==> flow/design.v <==
module RegFile(  
   input clk,
   input reset,
   input [3:0] A1,
   input [3:0] A2,
   input [3:0] A3,    
   input [31:0] WD3,  
   input RegWrite,    
   input [31:0] PCPlus8,    
   output [31:0] RD1,    
   output [31:0] RD2    
   );
   reg[31:0] R[15:0]; 
   integer i;
   always @ (posedge clk or posedge reset)
   begin   
         if (reset) 
         begin
            for (i=0; i<16 ;i=i+1)
            begin
				R[i] <= 32'b0;
            end
         end
         else 
         begin         
            if(RegWrite == 1'b1) begin  
               R[A3] <= WD3;
            end
            R[15] <= PCPlus8;
         end
   end
   assign RD1 = R[A1];
   assign RD2 = R[A2];
endmodule
== Tool chain data of RegFile ==
Tool output for the design above, in the order of the flow.
Line numbers count from 1 in the design file above.
Cell names lack the library's common part.
Not given: n/a

* Design top: RegFile
* Clock input: clk
* Library: sky130hd
* Corner: tt_025C_1v80

== Elaborated design ==
Yosys after proc, flatten, opt, wreduce and memory -nomap, before mapping. Enables and synchronous resets that opt folds into registers are not counted as muxes. Print and check cells are not counted. Equal cells are merged and count once.

* Equal/unequal tests: 44
* Muxes and demuxes: 2
* Reduce/logical cells: 18

{| class="wikitable"
|+ Operator list
! kind !! number
|-
| case mux 32 bit (select 16 bit) || 2
|-
| equality test 4 bit with constant B || 23
|-
| equality test 4 x 3 -> 1 bit with constant B || 12
|-
| AND reduction 2 bit || 15
|-
| equality test 4 x 2 -> 1 bit with constant B || 6
|-
| equality test 4 x 1 -> 1 bit with constant B || 3
|-
| zero test 4 bit || 3
|}

* Bits in registers: 512
* Input port bits: 79
* Output and inout port bits: 64
* Elaborated cells: 80

== Longest topological paths ==
Depth = most cells in a row (Yosys ltp): at word level without a register or memory, in the mapped netlist without a sequential cell, where the memories' decode and read muxes count.

* Depth after elaboration: 2
* ABC_AREA: 1
* Gate-level depth with buffers: 10
* Gate-level depth less buffers: 8

== Netlist ==
The flow's flattened synthesis, as Yosys stat reports it; memories are mapped. The netlist is that of the ABC_AREA named above (0 if unset); the other value can give another one.

* Mapped cells: 3927
* Mapped area: 27452.6 um^2
* Sequential area: 12812.3 um^2
* Mapped flip-flops: 512

{| class="wikitable"
|+ Cells by type
! cell type !! number !! total area (um^2)
|-
| dfrtp_1 || 512 || 1.28E+04
|-
| nand2_1 || 1326 || 4.98E+03
|-
| nand3_1 || 834 || 4.17E+03
|-
| o21ai_0 || 480 || 2.4E+03
|-
| inv_1 || 241 || 904.618
|-
| nor2_1 || 217 || 814.531
|-
| clkbuf_1 || 180 || 675.648
|-
| buf_2 || 89 || 445.427
|-
| buf_1 || 25 || 93.84
|-
| buf_4 || 7 || 52.55
|-
| nand2_2 || 8 || 50.048
|-
| nand3_2 || 2 || 20.019
|-
| nor2_2 || 2 || 12.512
|-
| nor3_1 || 2 || 10.01
|-
| inv_2 || 2 || 7.507
|}

== Timing after synthesis ==
OpenSTA on the mapped netlist: ideal clock, no wires. The path of least setup slack (recovery checks aside). Input and output delay are each 20% of the period. Register names are those of the netlist, which keeps one name where synthesis merged equal registers.

* Path type: input to output
* Start: in A1[3]
* End: out RD1[16]
* Clock period: 6.0 ns
* Input delay: 1.200 ns
* Output delay: 1.200 ns
* Launch time at the first pin: 1.200 ns
* Data arrival time: 2.198 ns
* Required time: 4.800 ns
* Slack: 2.602 ns
* Delay of the path: 0.998 ns
* Stages on the path: 9
* Buffers on the path: 2
* Synthesis period reached: 3.398 ns

"delay of the path" is the arrival time less input delay plus setup time.
A path that ends at an output port has no setup time.
"stages on the path": output pins that drive a net of the path, with the launching flip-flop's if there is one; two outputs of one cell count as two.
"synthesis period reached" is the clock period less the worst setup slack; recovery checks do not enter. This is arithmetic on one report: input and output delays are still those of the set period (20% each).
The rows between start and end are the longest chain of elaborated cells between them; the timing report does not say that the signal goes this way. Where chains are equally long, one stands for them.
Each line given opens the expression or statement behind the cell; cells for indexed reads and writes are added by Yosys, which also makes memories of some case tables.

* Cells stage by stage: nor2_1 -> buf_2 -> buf_2 -> nand3_1 -> nand2_1 -> inv_1 -> nand2_1 -> nor2_1 -> nand3_1
* Cells in the longest elaborated chain: 2

{| class="wikitable"
|+ RTL lines, path post-synthesis
! element !! line !! RTL
|-
| start, declared || 4 || <nowiki>input [3:0] A1,</nowiki>
|-
| equality test 4 bit || 32 || <nowiki>assign RD1 = R[A1];</nowiki>
|-
| case mux 32 bit (select 16 bit) || 32 ||
|-
| end, declared || 10 || <nowiki>output [31:0] RD1,</nowiki>
|}

== Timing after layout ==
From the final timing report of flow run A: the path of least setup slack in the routed layout; clock arrival at registers is part of the times.

* Path type: input to output
* Start: in A2[2]
* End: out RD2[20]
* Clock period: 4.37 ns
* Input delay: 0.87 ns
* Output delay: 0.87 ns
* Launch time at the first pin: 0.87 ns
* Data arrival time: 3.40 ns
* Required time: 3.50 ns
* Slack: 0.09 ns
* Stages on the path: 13
* Buffers on the path: 5

The rows between start and end are the longest chain of elaborated cells between them; the timing report does not say that the signal goes this way. Where chains are equally long, one stands for them.

* Cells stage by stage: clkdlybuf4s50_1 -> inv_1 -> nor2_4 -> buf_4 -> buf_12 -> buf_12 -> nand3_1 -> nand2_1 -> nor2_1 -> nand2_1 -> inv_1 -> nand3_1 -> clkdlybuf4s50_1
* Cells in the longest elaborated chain: 2

{| class="wikitable"
|+ RTL lines, path after layout
! element !! line !! RTL
|-
| start, declared || 5 || <nowiki>input [3:0] A2,</nowiki>
|-
| equality test 4 bit || 33 || <nowiki>assign RD2 = R[A2];</nowiki>
|-
| case mux 32 bit (select 16 bit) || 33 ||
|-
| end, declared || 11 || <nowiki>output [31:0] RD2</nowiki>
|}

Measured results for RegFile: 3 stored runs of the Yosys and OpenROAD flow on sky130hd. The settings differ; the order carries no meaning. The constraints put input and output delay at 20% of the set period each and load the outputs with 0.01 pF.
"achieved period" is the run's clock period less its worst setup slack. It is reckoned from that one timing run; input and output delays stay at 20% of the period that was set.
"time on the worst setup path" is the time allowed to the run's worst setup path (the clock period less input and output delay, where it has them) less its slack. Clock arrival times count: a late capture clock shortens it, a late launch clock lengthens it.
"power" rests on the timing tool's default activity at the inputs, not on a simulated workload.

=== Flow run A ===
{| class="wikitable"
! Setting !! Value
|-
| ABC_AREA || 1
|-
| CAP_MARGIN || 5
|-
| CELL_PAD_IN_SITES_DETAIL_PLACEMENT || 2
|-
| CELL_PAD_IN_SITES_GLOBAL_PLACEMENT || 3
|-
| CORE_ASPECT_RATIO || 1.81
|-
| CORE_MARGIN || 10
|-
| CORE_UTILIZATION || 25
|-
| CTS_CLUSTER_DIAMETER || 230
|-
| GPL_TIMING_DRIVEN || 1
|-
| HOLD_SLACK_MARGIN || 0.3
|-
| MAX_ROUTING_LAYER || met4
|-
| PLACE_DENSITY || 0.37
|-
| SLEW_MARGIN || 30
|-
| TNS_END_PERCENT || 100
|-
| period_ns || 4.37
|-
! Result !! Value
|-
| Synthesized cell area || 27452.6 um^2
|-
| Full die area || 124053.0 um^2
|-
| Std-cell area (final layout) || 33968.8 um^2
|-
| Utilization || 31.1%
|-
| Lowest setup slack || 0.095 ns
|-
| Sum of negative setup slack || 0.000 ns
|-
| Smallest hold slack || 0.507 ns
|-
| Power || 14906 µW
|-
| Achieved period || 4.275 ns
|-
| Time on the worst setup path || 2.53 ns
|-
| Class of the worst setup path || input to output
|}

=== Flow run B ===
{| class="wikitable"
! Setting !! Value
|-
| CAP_MARGIN || 5
|-
| CELL_PAD_IN_SITES_GLOBAL_PLACEMENT || 3
|-
| CORE_MARGIN || 10
|-
| CTS_CLUSTER_DIAMETER || 218
|-
| GPL_TIMING_DRIVEN || 0
|-
| HOLD_SLACK_MARGIN || 0.11
|-
| TNS_END_PERCENT || 40
|-
| period_ns || 8.67
|-
| CORE_UTILIZATION || 40
|-
| SLEW_MARGIN || 20
|-
! Result !! Value
|-
| Synthesized cell area || 27087.2 um^2
|-
| Full die area || 78526.1 um^2
|-
| Std-cell area (final layout) || 32264.7 um^2
|-
| Utilization || 48.0%
|-
| Lowest setup slack || 0.786 ns
|-
| Sum of negative setup slack || 0.000 ns
|-
| Smallest hold slack || 0.512 ns
|-
| Power || 7892 µW
|-
| Achieved period || 7.884 ns
|-
| Time on the worst setup path || 4.42 ns
|-
| Class of the worst setup path || input to output
|}

=== Flow run C ===
{| class="wikitable"
! Setting !! Value
|-
| ABC_AREA || 1
|-
| CORE_ASPECT_RATIO || 0.7
|-
| CORE_MARGIN || 5
|-
| CORE_UTILIZATION || 16
|-
| GPL_TIMING_DRIVEN || 1
|-
| HOLD_SLACK_MARGIN || 0.03
|-
| MAX_ROUTING_LAYER || met5
|-
| SLEW_MARGIN || 30
|-
| TNS_END_PERCENT || 100
|-
| period_ns || 9.3
|-
| CAP_MARGIN || 20
|-
! Result !! Value
|-
| Synthesized cell area || 27452.6 um^2
|-
| Full die area || 180095.0 um^2
|-
| Std-cell area (final layout) || 33243.1 um^2
|-
| Utilization || 19.4%
|-
| Lowest setup slack || 2.109 ns
|-
| Sum of negative setup slack || 0.000 ns
|-
| Smallest hold slack || 0.510 ns
|-
| Power || 6420 µW
|-
| Achieved period || 7.191 ns
|-
| Time on the worst setup path || 3.47 ns
|-
| Class of the worst setup path || input to output
|}
